==> flow/design.v <==
module mux2 #(parameter width = 16)
(
input sel,
input [width-1:0] a, b,
output logic [width-1:0] f
);
always_comb
begin
if (sel == 0)
f = a;
else
f = b;
end
endmodule
module mux4 #(parameter width = 16)
(
input [1:0] sel,
input [width-1:0] a, b, c, d,
output logic [width-1:0] f
);
always_comb
begin
if (sel == 2'b00)
f = a;
else if (sel == 2'b01)
f = b;
else if (sel == 2'b10)
f = c;
else
f = d;
end
endmodule
module register #(parameter width = 16)
(
    input clk,
    input load,
    input [width-1:0] in,
    output logic [width-1:0] out
);
logic [width-1:0] data;
always_ff @(posedge clk)
begin
    if (load)
    begin
        data <= in;
    end
end
always_comb
begin
    out = data;
end
endmodule
module array #(parameter width = 128, parameter has_reset = 0)
(
    input clk,
    input rst,
    input write,
    input logic [2:0] index,
    input [width-1:0] datain,
    output logic [width-1:0] dataout
);
logic [width-1:0] data [7:0];
always_ff @(posedge clk)
begin
    if (has_reset && rst)
    begin
        for (int i = 0; i < 8; i++)
        begin
            data[i] <= '0;
        end
    end
    else if (write == 1)
    begin
        data[index] <= datain;
    end
end
assign dataout = data[index];
endmodule
module cpudatainmux
(
	input [15:0] cpu_sel,
	input logic [127:0] dat_o_cpu,
	input logic [127:0] dat_i_cpu,
	output logic [127:0] cpudatainmux_out
);
mux2 #(.width (8)) cpudatainmux0
(
	.sel(cpu_sel[0]),
	.a(dat_o_cpu[7:0]), 
	.b(dat_i_cpu[7:0]),
	.f(cpudatainmux_out[7:0])
);
mux2 #(.width (8)) cpudatainmux1
(
	.sel(cpu_sel[1]),
	.a(dat_o_cpu[15:8]), 
	.b(dat_i_cpu[15:8]),
	.f(cpudatainmux_out[15:8])
);
mux2 #(.width (8)) cpudatainmux2
(
	.sel(cpu_sel[2]),
	.a(dat_o_cpu[23:16]), 
	.b(dat_i_cpu[23:16]),
	.f(cpudatainmux_out[23:16])
);
mux2 #(.width (8)) cpudatainmux3
(
	.sel(cpu_sel[3]),
	.a(dat_o_cpu[31:24]), 
	.b(dat_i_cpu[31:24]),
	.f(cpudatainmux_out[31:24])
);
mux2 #(.width (8)) cpudatainmux4
(
	.sel(cpu_sel[4]),
	.a(dat_o_cpu[39:32]), 
	.b(dat_i_cpu[39:32]),
	.f(cpudatainmux_out[39:32])
);
mux2 #(.width (8)) cpudatainmux5
(
	.sel(cpu_sel[5]),
	.a(dat_o_cpu[47:40]), 
	.b(dat_i_cpu[47:40]),
	.f(cpudatainmux_out[47:40])
);
mux2 #(.width (8)) cpudatainmux6
(
	.sel(cpu_sel[6]),
	.a(dat_o_cpu[55:48]), 
	.b(dat_i_cpu[55:48]),
	.f(cpudatainmux_out[55:48])
);
mux2 #(.width (8)) cpudatainmux7
(
	.sel(cpu_sel[7]),
	.a(dat_o_cpu[63:56]), 
	.b(dat_i_cpu[63:56]),
	.f(cpudatainmux_out[63:56])
);
mux2 #(.width (8)) cpudatainmux8
(
	.sel(cpu_sel[8]),
	.a(dat_o_cpu[71:64]), 
	.b(dat_i_cpu[71:64]),
	.f(cpudatainmux_out[71:64])
);
mux2 #(.width (8)) cpudatainmux9
(
	.sel(cpu_sel[9]),
	.a(dat_o_cpu[79:72]), 
	.b(dat_i_cpu[79:72]),
	.f(cpudatainmux_out[79:72])
);
mux2 #(.width (8)) cpudatainmux10
(
	.sel(cpu_sel[10]),
	.a(dat_o_cpu[87:80]), 
	.b(dat_i_cpu[87:80]),
	.f(cpudatainmux_out[87:80])
);
mux2 #(.width (8)) cpudatainmux11
(
	.sel(cpu_sel[11]),
	.a(dat_o_cpu[95:88]), 
	.b(dat_i_cpu[95:88]),
	.f(cpudatainmux_out[95:88])
);
mux2 #(.width (8)) cpudatainmux12
(
	.sel(cpu_sel[12]),
	.a(dat_o_cpu[103:96]), 
	.b(dat_i_cpu[103:96]),
	.f(cpudatainmux_out[103:96])
);
mux2 #(.width (8)) cpudatainmux13
(
	.sel(cpu_sel[13]),
	.a(dat_o_cpu[111:104]), 
	.b(dat_i_cpu[111:104]),
	.f(cpudatainmux_out[111:104])
);
mux2 #(.width (8)) cpudatainmux14
(
	.sel(cpu_sel[14]),
	.a(dat_o_cpu[119:112]), 
	.b(dat_i_cpu[119:112]),
	.f(cpudatainmux_out[119:112])
);
mux2 #(.width (8)) cpudatainmux15
(
	.sel(cpu_sel[15]),
	.a(dat_o_cpu[127:120]), 
	.b(dat_i_cpu[127:120]),
	.f(cpudatainmux_out[127:120])
);
endmodule
module cache_datapath
(
    input clk,
    input rst,
    input logic [15:0] adr_i_cpu_in,
	 input way0_write,
	 input v0_write,
	 input v0_in,
	 input dirty0_write,
	 input dirty0_in,
	 input way1_write,
	 input v1_write,
	 input v1_in,
	 input dirty1_write,
	 input dirty1_in,
	 input lru_write,
	 input lru_in,
	 output logic lru_out,
	 input datainmux_sel,
	 input memaddrmux_sel,
	 output logic dirty,
	 output logic hit,
	 output logic hit0,
	 output logic [127:0] dat_o_cpu,
	 input [15:0] cpu_sel,
	 input logic [127:0] dat_i_cpu_in,
	 output logic [127:0] dat_o_mem,
	 output logic [15:0] adr_o_mem,
	 input logic [127:0] dat_i_mem,
	 input load_mar,
	 input load_mdr,
	 input reginmux_sel,
	 input addrregmux_sel
);
logic [127:0] datainmux_out;
logic [127:0] data0_out;
logic [8:0] tag0_out;
logic valid0_out;
logic dirty0_out;
logic comp0_out;
logic [127:0] data1_out;
logic [8:0] tag1_out;
logic [8:0] tagmux_out;
logic valid1_out;
logic dirty1_out;
logic comp1_out;
logic hit1;
logic [15:0] write_back_addr;
logic [127:0] cpudatainmux_out;
logic [15:0] memaddrmux_out;
logic [127:0] memdatamux_out;
logic [15:0] adr_i_cpu;
logic [127:0] dat_i_cpu;
logic [15:0] mar_in;
logic [15:0] mar_out;
assign hit0 = (adr_i_cpu_in[15:7] == tag0_out) & valid0_out;
assign hit1 = (adr_i_cpu_in[15:7] == tag1_out) & valid1_out;
assign hit = hit0 | hit1;
assign write_back_addr = {tagmux_out,adr_i_cpu_in[6:4],4'b0000};
assign adr_o_mem = mar_out;
array #(.width(128)) data0
(
    .clk(clk),
    .rst(rst),
    .write(way0_write),
    .index(adr_i_cpu[6:4]),
    .datain(datainmux_out),
    .dataout(data0_out)
);
array #(.width(9)) tag0
(
    .clk(clk),
    .rst(rst),
    .write(way0_write),
    .index(adr_i_cpu[6:4]),
    .datain(adr_i_cpu[15:7]),
    .dataout(tag0_out)
);
array #(.width(1), .has_reset(1)) valid0
(
    .clk(clk),
    .rst(rst),
    .write(v0_write),
    .index(adr_i_cpu[6:4]),
    .datain(v0_in),
    .dataout(valid0_out)
);
array #(.width(1), .has_reset(1)) dirty0
(
    .clk(clk),
    .rst(rst),
    .write(dirty0_write),
    .index(adr_i_cpu[6:4]),
    .datain(dirty0_in),
    .dataout(dirty0_out)
);
array #(.width(128)) data1
(
    .clk(clk),
    .rst(rst),
    .write(way1_write),
    .index(adr_i_cpu[6:4]),
    .datain(datainmux_out),
    .dataout(data1_out)
);
array #(.width(9)) tag1
(
    .clk(clk),
    .rst(rst),
    .write(way1_write),
    .index(adr_i_cpu[6:4]),
    .datain(adr_i_cpu[15:7]),
    .dataout(tag1_out)
);
array #(.width(1), .has_reset(1)) valid1
(
    .clk(clk),
    .rst(rst),
    .write(v1_write),
    .index(adr_i_cpu[6:4]),
    .datain(v1_in),
    .dataout(valid1_out)
);
array #(.width(1), .has_reset(1)) dirty1
(
    .clk(clk),
    .rst(rst),
    .write(dirty1_write),
    .index(adr_i_cpu[6:4]),
    .datain(dirty1_in),
    .dataout(dirty1_out)
);
array #(.width(1), .has_reset(1)) lru
(
    .clk(clk),
    .rst(rst),
    .write(lru_write),
    .index(adr_i_cpu[6:4]),
    .datain(lru_in),
    .dataout(lru_out)
);
mux2 #(.width (128)) cpudatamux
(
	.sel(hit0),
	.a(data1_out), 
	.b(data0_out),
	.f(dat_o_cpu)
);
mux2 #(.width (128)) memdatamux
(
	.sel(lru_out),
	.a(data0_out), 
	.b(data1_out),
	.f(dat_o_mem)
);
mux2 #(.width (9)) tagmux
(
	.sel(lru_out),
	.a(tag0_out), 
	.b(tag1_out),
	.f(tagmux_out)
);
mux2 #(.width (1)) dirtymux
(
	.sel(lru_out),
	.a(dirty0_out), 
	.b(dirty1_out),
	.f(dirty)
);
mux2 #(.width (128)) datainmux
(
	.sel(datainmux_sel),
	.a(dat_i_mem), 
	.b(cpudatainmux_out),
	.f(datainmux_out)
);
cpudatainmux cpudatainmux1
(
	.cpu_sel,
	.dat_o_cpu,
	.dat_i_cpu,
	.cpudatainmux_out
);
assign dat_i_cpu = dat_i_cpu_in;
register #(.width(16)) mar
(
    .clk(clk),
    .load(load_mar),
    .in(mar_in),
    .out(mar_out)
);
mux2 #(.width (16)) addrregmux
(
	.sel(addrregmux_sel),
	.a(adr_i_cpu_in), 
	.b(mar_out),
	.f(adr_i_cpu)
);
mux2 #(.width (16)) reginmux
(
	.sel(reginmux_sel),
	.a(adr_i_cpu_in), 
	.b(write_back_addr),
	.f(mar_in)
);
endmodule
module cache_control
(
	 input clk,
	 input rst,
	 output logic way0_write,
	 output logic v0_write,
	 output logic v0_in,
	 output logic dirty0_write,
	 output logic dirty0_in,
	 output logic way1_write,
	 output logic v1_write,
	 output logic v1_in,
	 output logic dirty1_write,
	 output logic dirty1_in,
	 output logic lru_write,
	 output logic lru_in,
	 input lru_out,
	 output logic datainmux_sel,
	 output logic memaddrmux_sel,
	 input dirty,
	 input hit,
	 input hit0,
	 input mem_ack,
	 input mem_rty,
	 output logic mem_cyc,
	 output logic mem_stb,
	 output logic mem_we,
	 input cpu_cyc,
	 input cpu_stb,
	 input cpu_we,
	 output logic cpu_ack,
	 output logic load_mdr,
	 output logic reginmux_sel,
	 output logic addrregmux_sel,
	 output logic load_mar
);
localparam [1:0] hit_idle   = 2'd0,
                 allocate   = 2'd1,
                 write_back = 2'd2,
                 strobe     = 2'd3;
logic [1:0] state, next_states;
always_comb
begin : state_actions
	 way0_write = 1'b0;
	 v0_write = 1'b0;
	 v0_in = 1'b0;
	 dirty0_write= 1'b0;
	 dirty0_in= 1'b0;
	 way1_write = 1'b0;
	 v1_write= 1'b0;
	 v1_in= 1'b0;
	 dirty1_write= 1'b0;
	 dirty1_in= 1'b0;
	 lru_write= 1'b0;
	 lru_in = 1'b0;
	 datainmux_sel= 1'b0;
	 memaddrmux_sel= 1'b0;
	 mem_cyc = 1'b0;
	 mem_stb = 1'b0;
	 mem_we = 1'b0;
	 cpu_ack = 1'b0;
	load_mdr = (cpu_cyc & cpu_stb);
	addrregmux_sel = 1'b0;
	 case(state)
		hit_idle: begin
			if (cpu_cyc & cpu_stb  & hit ) begin
				if (hit0) begin
					lru_in = 1;
					lru_write = 1;
				end
				else begin
					lru_in = 0;
					lru_write = 1;
				end
				if (cpu_we) begin
					datainmux_sel = 1;
					if(hit0) begin
						way0_write = 1;
						v0_write = 1;
						v0_in = 1;
						dirty0_write= 1;
						dirty0_in= 1;
					end
					else begin
						way1_write = 1;
						v1_write = 1;
						v1_in = 1;
						dirty1_write= 1;
						dirty1_in= 1;
					end
				end
				cpu_ack = 1'b1;
			end
		end
		allocate: begin
			mem_cyc = 1;
			mem_stb = 1;
			mem_we = 0;
			addrregmux_sel = 1;
			if(lru_out == 0) begin
				way0_write = 1;
				v0_write = 1;
				v0_in = 1;
				dirty0_write= 1;
				dirty0_in= 0;
			end
			else begin
				way1_write = 1;
				v1_write = 1;
				v1_in = 1;
				dirty1_write= 1;
				dirty1_in= 0;
			end
		end
		write_back: begin
		addrregmux_sel = 1;
			memaddrmux_sel = 1;
			mem_we = 1;
			mem_cyc = 1;
			mem_stb = 1;
		end
		strobe: begin
			mem_cyc = 0;
			mem_stb = 0;
		end
		default:  ;
	endcase
end
always_comb
begin : next_state_logic
	  next_states = state;
	  reginmux_sel = 0;
	  load_mar = 0;
	  case(state)
		hit_idle:	
			if(cpu_cyc & cpu_stb) begin
					if(hit == 1) next_states = hit_idle;
						else begin 
							load_mar = 1;
							if(dirty == 0) 
							begin
								next_states = allocate;
							end
							else 
							begin
								next_states = write_back;
								reginmux_sel = 1;
							end
						end
			end
		allocate: if (mem_ack == 0) next_states = allocate;
						else next_states = hit_idle;
		write_back: if (mem_ack == 0) next_states = write_back;
						else next_states = strobe;
		strobe: begin
			load_mar = 1;
			next_states = allocate;
		end
	endcase
end
always_ff @(posedge clk)
begin: next_state_assignment
	 if (rst)
		state <= hit_idle;
	 else
		state <= next_states;
end
endmodule
module cache
(
    input clk,
    input rst,
    input  [11:0]  cpu_adr,
    input  [127:0] cpu_dat_m,
    input  [15:0]  cpu_sel,
    input          cpu_cyc,
    input          cpu_stb,
    input          cpu_we,
    output [127:0] cpu_dat_s,
    output         cpu_ack,
    output         cpu_rty,
    output [11:0]  mem_adr,
    output [127:0] mem_dat_m,
    output [15:0]  mem_sel,
    output         mem_cyc,
    output         mem_stb,
    output         mem_we,
    input  [127:0] mem_dat_s,
    input          mem_ack,
    input          mem_rty
);
logic way0_write;
logic v0_write;
logic v0_in;
logic dirty0_write;
logic dirty0_in;
logic way1_write;
logic v1_write;
logic v1_in;
logic dirty1_write;
logic dirty1_in;
logic lru_write;
logic lru_in;
logic lru_out;
logic datainmux_sel;
logic memaddrmux_sel;
logic dirty;
logic hit;
logic hit0;
logic load_mar;
logic load_mdr;
logic [15:0] adr_i_cpu;
logic [15:0] adr_o_mem;
logic reginmux_sel;
logic addrregmux_sel;
assign cpu_rty = cpu_stb & cpu_cyc & (!cpu_ack);
assign adr_i_cpu = {cpu_adr,4'b0000};
assign mem_sel = 16'b1111111111111111;
assign mem_adr = adr_o_mem[15:4];
cache_control cache_controller
(
	 .clk(clk),
	 .rst(rst),
	 .way0_write,
	 .v0_write,
	 .v0_in,
	 .dirty0_write,
	 .dirty0_in,
	 .way1_write,
	 .v1_write,
	 .v1_in,
	 .dirty1_write,
	 .dirty1_in,
	 .lru_write,
	 .lru_in,
	 .lru_out,
	 .datainmux_sel,
	 .memaddrmux_sel,
	 .dirty,
	 .hit,
	 .hit0,
	 .mem_ack,
	 .mem_rty,
	 .mem_cyc,
	 .mem_stb,
	 .mem_we,
	 .cpu_cyc,
	 .cpu_stb,
	 .cpu_we,
	 .cpu_ack,
	 .load_mar,
	 .load_mdr,
	 .reginmux_sel,
	 .addrregmux_sel
);
cache_datapath cache_datapath1
(
    .clk(clk),
    .rst(rst),
    .adr_i_cpu_in(adr_i_cpu),
	 .way0_write,
	 .v0_write,
	 .v0_in,
	 .dirty0_write,
	 .dirty0_in,
	 .way1_write,
	 .v1_write,
	 .v1_in,
	 .dirty1_write,
	 .dirty1_in,
	 .lru_write,
	 .lru_in,
	 .lru_out,
	 .datainmux_sel,
	 .memaddrmux_sel,
	 .dirty,
	 .hit,
	 .hit0,
	 .dat_o_cpu(cpu_dat_s),
	 .cpu_sel,
	 .dat_i_cpu_in(cpu_dat_m),
	 .dat_o_mem(mem_dat_m),
	 .adr_o_mem,
	 .dat_i_mem(mem_dat_s),
	 .load_mar,
	 .load_mdr,
	 .reginmux_sel,
	 .addrregmux_sel
);
endmodule
# From RTL to reports: cache
# Each step is given for the RTL above and for the edited RTL.
# Lines under "orig" count in the file above, lines under "edited" in the edited file.
# "diff": "edited" minus "orig" as printed here. "rel_change_pct": 100 x difference / "orig".
# Operators: Yosys type, input widths -> output width; for muxes data width and select width s.
# Library cell names are shortened.
# Not given: --
[setup]
top = "cache"
clk_port = "clk"
library = "sky130hd"
lib_corner = "tt_025C_1v80"

# Diff
# The edit as a unified diff against the file above.
# A script made this edit. It changes what the design does and was not meant as an optimisation.
# begin of diff
@@ -497,24 +497,4 @@
 			end
 		end
-		allocate: begin
-			mem_cyc = 1;
-			mem_stb = 1;
-			mem_we = 0;
-			addrregmux_sel = 1;
-			if(lru_out == 0) begin
-				way0_write = 1;
-				v0_write = 1;
-				v0_in = 1;
-				dirty0_write= 1;
-				dirty0_in= 0;
-			end
-			else begin
-				way1_write = 1;
-				v1_write = 1;
-				v1_in = 1;
-				dirty1_write= 1;
-				dirty1_in= 0;
-			end
-		end
 		write_back: begin
 		addrregmux_sel = 1;
# end of diff

# Elaborated design
# Yosys after proc, flatten, opt, wreduce and memory -nomap, before mapping. Memory bits, and registers merged into a memory's read port (data or address), are not among the register bits. Print and check cells are not counted.
# Memory sizes are those after Yosys's memory passes, which may raise the word count (mostly to a power of two), join words into wider ones and drop unused or constant bits.
[classes]
columns = ["item", "orig", "edited", "diff", "rel_change_pct"]
rows = [
  ["n_eq", 6, 6, 0, 0.00],
  ["mux", 93, 84, -9, -9.68],
  ["n_logic", 6, 6, 0, 0.00],
  ["reduce_logical", 9, 6, -3, -33.33],
]
[ops]
columns = ["operator", "orig", "edited", "diff", "rel_change_pct"]
rows = [
  ["$pmux 1 s2", 8, 1, -7, -87.50],
  ["$pmux 1 s3", 3, 1, -2, -66.67],
  ["$reduce_or 2->1", 3, 1, -2, -66.67],
  ["$reduce_or 3->1", 2, 1, -1, -50.00],
]
# Unchanged operator kinds not shown: 17.
[bits]
columns = ["item", "orig", "edited", "diff", "rel_change_pct"]
rows = [
  ["reg_bits", 18, 18, 0, 0.00],
  ["ram_bits", 2232, 2232, 0, 0.00],
  ["mem_count", 9, 9, 0, 0.00],
  ["in_bits", 291, 291, 0, 0.00],
  ["out_inout_bits", 289, 289, 0, 0.00],
  ["word_cells", 125, 113, -12, -9.60],
]

# Depth
# Longest topological path by Yosys (ltp), each cell counted once; first at word level (registers and memories cut), then after technology mapping (sequential cells cut; the memories' decode and read muxes count).
[logic_depth]
columns = ["item", "orig", "edited", "diff", "rel_change_pct"]
rows = [
  ["depth_word", 9, 9, 0, 0.00],
  ["abc_area", "0", "0", "--", "--"],
  ["depth_mapped", 19, 17, -2, -10.53],
  ["mapped_depth_nobuf", 13, 11, -2, -15.38],
]

# After synthesis
# The flow's flattened synthesis, as Yosys stat reports it; memories are mapped. The netlist is that of the ABC_AREA named above (0 if unset); the other value can give another one.
[by_type]
columns = ["type", "orig", "edited", "diff", "rel_change_pct"]
rows = [
  ["nor2_1", 2360, 286, -2074, -87.88],
  ["a21oi_1", 264, 2099, 1835, 695.08],
  ["a222oi_1", 121, 389, 268, 221.49],
  ["nand3_1", 13, 278, 265, 2038.46],
  ["a22oi_1", 442, 224, -218, -49.32],
  ["o21ai_0", 77, 214, 137, 177.92],
  ["nor3b_2", 0, 120, 120, "--"],
  ["inv_1", 164, 50, -114, -69.51],
  ["a221oi_1", 155, 52, -103, -66.45],
  ["nand2_1", 501, 408, -93, -18.56],
  ["mux2i_1", 218, 135, -83, -38.07],
  ["o311ai_0", 78, 0, -78, -100.00],
  ["nor3_1", 96, 27, -69, -71.88],
  ["o31ai_2", 67, 1, -66, -98.51],
  ["buf_2", 311, 253, -58, -18.65],
  ["and2_1", 56, 112, 56, 100.00],
  ["o22ai_1", 62, 14, -48, -77.42],
  ["buf_4", 67, 22, -45, -67.16],
]
# Unchanged cell types not shown: 4.
# The list need not be complete.
[mapped]
columns = ["item", "orig", "edited", "diff", "rel_change_pct"]
rows = [
  ["cell_count", 8550, 8003, -547, -6.40],
  ["area_um2", 101730.1, 100548.9, -1181.2, -1.16],
  ["seq_area_um2", 67304.6, 67144.4, -160.2, -0.24],
  ["ffs", 2248, 2248, 0, 0.00],
  ["buf_cells", 885, 815, -70, -7.91],
]
# By module: a second synthesis without flattening, with its own total; a netlist apart from the flattened one above.
[hier_totals]
columns = ["item", "orig", "edited", "diff", "rel_change_pct"]
rows = [
  ["hier_cells", 7520, 7513, -7, -0.09],
  ["hier_area_um2", 109112.1, 109067.1, -45.0, -0.04],
]
# Rows give one instance, submodules left out.
[modules_orig]
columns = ["mod", "n_inst", "cells", "mod_area_um2", "seq_area_um2"]
rows = [
  ["array (width=128)", 2, 3072, 45610.0, 30749.5],
  ["array (width=9)", 2, 226, 3343.2, 2162.1],
  ["mux2 (width=128)", 3, 142, 1619.1, 0.0],
  ["array", 5, 40, 479.2, 240.2],
  ["mux2 (width=8)", 16, 9, 131.4, 0.0],
  ["mux2 (width=16)", 2, 18, 249.0, 0.0],
  ["register (width=16)", 1, 16, 480.5, 480.5],
  ["cache_control", 1, 46, 364.1, 80.1],
  ["cache_datapath", 1, 26, 210.2, 0.0],
  ["mux2 (width=9)", 1, 10, 146.4, 0.0],
  ["cache", 1, 19, 136.4, 0.0],
  ["mux2 (width=1)", 1, 1, 15.0, 0.0],
  ["cpudatainmux", 1, 0, 0.0, 0.0],
]
[modules_edited]
columns = ["mod", "n_inst", "cells", "mod_area_um2", "seq_area_um2"]
rows = [
  ["array (width=128)", 2, 3072, 45610.0, 30749.5],
  ["array (width=9)", 2, 226, 3343.2, 2162.1],
  ["mux2 (width=128)", 3, 142, 1619.1, 0.0],
  ["array", 5, 40, 479.2, 240.2],
  ["mux2 (width=8)", 16, 9, 131.4, 0.0],
  ["mux2 (width=16)", 2, 18, 249.0, 0.0],
  ["register (width=16)", 1, 16, 480.5, 480.5],
  ["cache_control", 1, 39, 319.1, 80.1],
  ["cache_datapath", 1, 26, 210.2, 0.0],
  ["mux2 (width=9)", 1, 10, 146.4, 0.0],
  ["cache", 1, 19, 136.4, 0.0],
  ["mux2 (width=1)", 1, 1, 15.0, 0.0],
  ["cpudatainmux", 1, 0, 0.0, 0.0],
]

# Timing after synthesis
# Source: OpenSTA report_checks on the synthesized netlist (no wires, ideal clock, input and output delay 20% of the period each), path of least setup slack; recovery checks are left aside. Register names are those of the netlist, which keeps one name where synthesis merged equal registers.
[synth_path]
columns = ["item", "orig", "edited", "diff", "rel_change_pct"]
rows = [
  ["path_kind", "input to register", "input to register", "--", "--"],
  ["from", "in cpu_adr[0]", "in cpu_adr[1]", "--", "--"],
  ["to", "mem cache_datapath1.data1.data[5][0]", "mem cache_datapath1.data1.data[3][94]", "--", "--"],
  ["tclk_ns", 7.5, 7.5, 0.0, 0.00],
  ["in_delay_ns", 1.500, 1.500, 0.000, 0.00],
  ["setup_time_ns", 0.490, 0.156, -0.334, "--"],
  ["t_first_pin_ns", 1.500, 1.500, 0.000, 0.00],
  ["t_arrival_ns", 6.864, 7.087, 0.223, 3.25],
  ["required_time_ns", 7.010, 7.344, 0.334, 4.76],
  ["path_slack_ns", 0.146, 0.258, 0.112, "--"],
  ["path_delay_ns", 5.854, 5.743, -0.111, -1.90],
  ["path_stages", 14, 13, -1, -7.14],
  ["path_buffers", 4, 3, -1, -25.00],
  ["synth_period_reached_ns", 7.354, 7.242, -0.112, -1.52],
]
# "path_delay_ns" = arrival - input delay + setup time.
# "path_stages" counts driving pins, that of a launching flip-flop among them; a cell with two outputs on the path counts twice.
# "synth_period_reached_ns" = period - worst setup slack (recovery checks aside). The figure is calculated, with input and output delays left at 20% of the set period.
[synth_via_orig]
cell_sequence = "o21ai_1 > clkbuf_1 > and3_1 > a211oi_1 > or4_1 > xnor2_1 > nor3_2 > nand3_1 > buf_2 > o41ai_4 > nand2_1 > clkbuf_1 > buf_2 > inv_1"
[synth_rtl_orig]
columns = ["item", "line_no", "source"]
rows = [
  ["start, declared", 577, "input  [11:0]  cpu_adr,"],
  ["end, declared", 62, "logic [width-1:0] data [7:0];"],
]
# orig: No chain of elaborated cells between the ends is given.
[synth_via_edited]
cell_sequence = "clkbuf_1 > or3b_1 > nand2_2 > a32oi_1 > and3b_1 > nor4b_2 > and4_1 > a32oi_1 > buf_6 > or4_4 > buf_2 > inv_1 > and3_1"
[synth_rtl_edited]
columns = ["item", "line_no", "source"]
rows = [
  ["start, declared", 557, "input  [11:0]  cpu_adr,"],
  ["end, declared", 62, "logic [width-1:0] data [7:0];"],
]
# edited: No chain of elaborated cells between the ends is given.

# Path in the finished layout
# From the final timing report of each run of pair A: the path of least setup slack in the routed layout; clock arrival at registers is part of the times.
[layout_path]
columns = ["item", "orig", "edited", "diff", "rel_change_pct"]
rows = [
  ["path_kind", "input to output", "input to output", "--", "--"],
  ["from", "in cpu_adr[0]", "in cpu_adr[2]", "--", "--"],
  ["to", "out cpu_dat_s[49]", "out cpu_dat_s[32]", "--", "--"],
  ["tclk_ns", 7.5, 7.5, 0.0, 0.00],
  ["in_delay_ns", 1.50, 1.50, 0.00, 0.00],
  ["output_delay_ns", 1.50, 1.50, 0.00, 0.00],
  ["t_first_pin_ns", 1.50, 1.50, 0.00, 0.00],
  ["t_arrival_ns", 5.65, 5.73, 0.08, 1.42],
  ["required_time_ns", 6.00, 6.00, 0.00, 0.00],
  ["path_slack_ns", 0.35, 0.27, -0.08, "--"],
  ["path_stages", 14, 12, -2, -14.29],
  ["path_buffers", 5, 4, -1, -20.00],
]
# The rows between start and end are the longest chain of elaborated cells between them; the timing report does not say that the signal goes this way. Where chains are equally long, one stands for them.
# A line is the first line of the expression or statement that the cell stems from. Yosys adds cells for indexed reads and writes and turns some case tables into memories.
# A memory read counts as a cell of the chain, while the word-level depth stops at memories.
[layout_via_orig]
cell_sequence = "clkdlybuf4s50_1 > o21ai_2 > nand2_4 > buf_12 > a211oi_1 > or4_1 > xor2_1 > o211ai_4 > nor3_4 > buf_12 > buf_12 > nor2_1 > a21oi_1 > clkdlybuf4s50_1"
elab_chain_len = 5
cone_cells = 8
cone_lines = 3
classes_between = "eq/ne (1); mux (2); logic (1); memory (4)"
[layout_rtl_orig]
columns = ["item", "line_no", "source"]
rows = [
  ["start, declared", 577, "input  [11:0]  cpu_adr,"],
  ["$mux 16", 9, "if (sel == 0)"],
  ["$mem_v2 8x9", 62, "logic [width-1:0] data [7:0];"],
  ["$eq 9x9->1", 254, "assign hit0 = (adr_i_cpu_in[15:7] == tag0_out) & valid0_out;"],
  ["$and 1x1->1", 254, ""],
  ["$mux 128", 9, ""],
  ["end, declared", 583, "output [127:0] cpu_dat_s,"],
]
[layout_via_edited]
cell_sequence = "clkdlybuf4s50_1 > buf_4 > nor3b_2 > o21ai_1 > o22ai_1 > a211o_1 > xor2_1 > nand3_4 > buf_4 > o21ai_0 > and2_1 > clkdlybuf4s50_1"
elab_chain_len = 5
cone_cells = 8
cone_lines = 3
classes_between = "eq/ne (1); mux (2); logic (1); memory (4)"
[layout_rtl_edited]
columns = ["item", "line_no", "source"]
rows = [
  ["start, declared", 557, "input  [11:0]  cpu_adr,"],
  ["$mux 16", 9, "if (sel == 0)"],
  ["$mem_v2 8x9", 62, "logic [width-1:0] data [7:0];"],
  ["$eq 9x9->1", 254, "assign hit0 = (adr_i_cpu_in[15:7] == tag0_out) & valid0_out;"],
  ["$and 1x1->1", 254, ""],
  ["$mux 128", 9, ""],
  ["end, declared", 563, "output [127:0] cpu_dat_s,"],
]

# Layout results
# Runs of the flow (Yosys, OpenROAD) on both versions; the two runs of a pair have the same settings. The constraints put input and output delay at 20% of the set period each and load the outputs with 0.01 pF.
[settings_pair_A]
CORE_UTILIZATION = 40
PLACE_DENSITY = 0.6
SETUP_SLACK_MARGIN = 0.2
period_ns = 7.5
CAP_MARGIN = 20
CORE_MARGIN = 2
SLEW_MARGIN = 20
[measured_pair_A]
columns = ["item", "orig", "edited", "diff", "rel_change_pct"]
rows = [
  ["synth_area_um2", 101730.1, 100548.9, -1181.2, -1.16],
  ["total_die_area_um2", 258374.0, 255399.0, -2975.0, -1.15],
  ["finish.utilization_frac", 0.476, 0.467, -0.009, "--"],
  ["timing.setup.ws_ns", 0.354, 0.271, -0.083, "--"],
  ["hold_ws_ns", 0.452, 0.437, -0.015, "--"],
  ["achieved_clock_period_ns", 7.146, 7.229, 0.083, 1.16],
]
[settings_pair_B]
CELL_PAD_IN_SITES_DETAIL_PLACEMENT = 1
CELL_PAD_IN_SITES_GLOBAL_PLACEMENT = 0
CORE_ASPECT_RATIO = 1.57
CORE_UTILIZATION = 33
CTS_CLUSTER_DIAMETER = 34
MAX_ROUTING_LAYER = "met5"
PLACE_DENSITY_LB_ADDON = 0.0
SETUP_SLACK_MARGIN = 2.12
period_ns = 8.52
CAP_MARGIN = 20
CORE_MARGIN = 2
SLEW_MARGIN = 20
[measured_pair_B]
columns = ["item", "orig", "edited", "diff", "rel_change_pct"]
rows = [
  ["synth_area_um2", 101730.1, 100548.9, -1181.2, -1.16],
  ["total_die_area_um2", 312842.0, 309236.0, -3606.0, -1.15],
  ["finish.utilization_frac", 0.433, 0.43, -0.003, "--"],
  ["timing.setup.ws_ns", 1.978, 1.903, -0.075, "--"],
  ["hold_ws_ns", 0.467, 0.429, -0.038, "--"],
  ["achieved_clock_period_ns", 6.542, 6.617, 0.075, 1.15],
]
# "achieved_clock_period_ns" = clock period - worst setup slack. The figure is calculated, with input and output delays left at 20% of the set period.
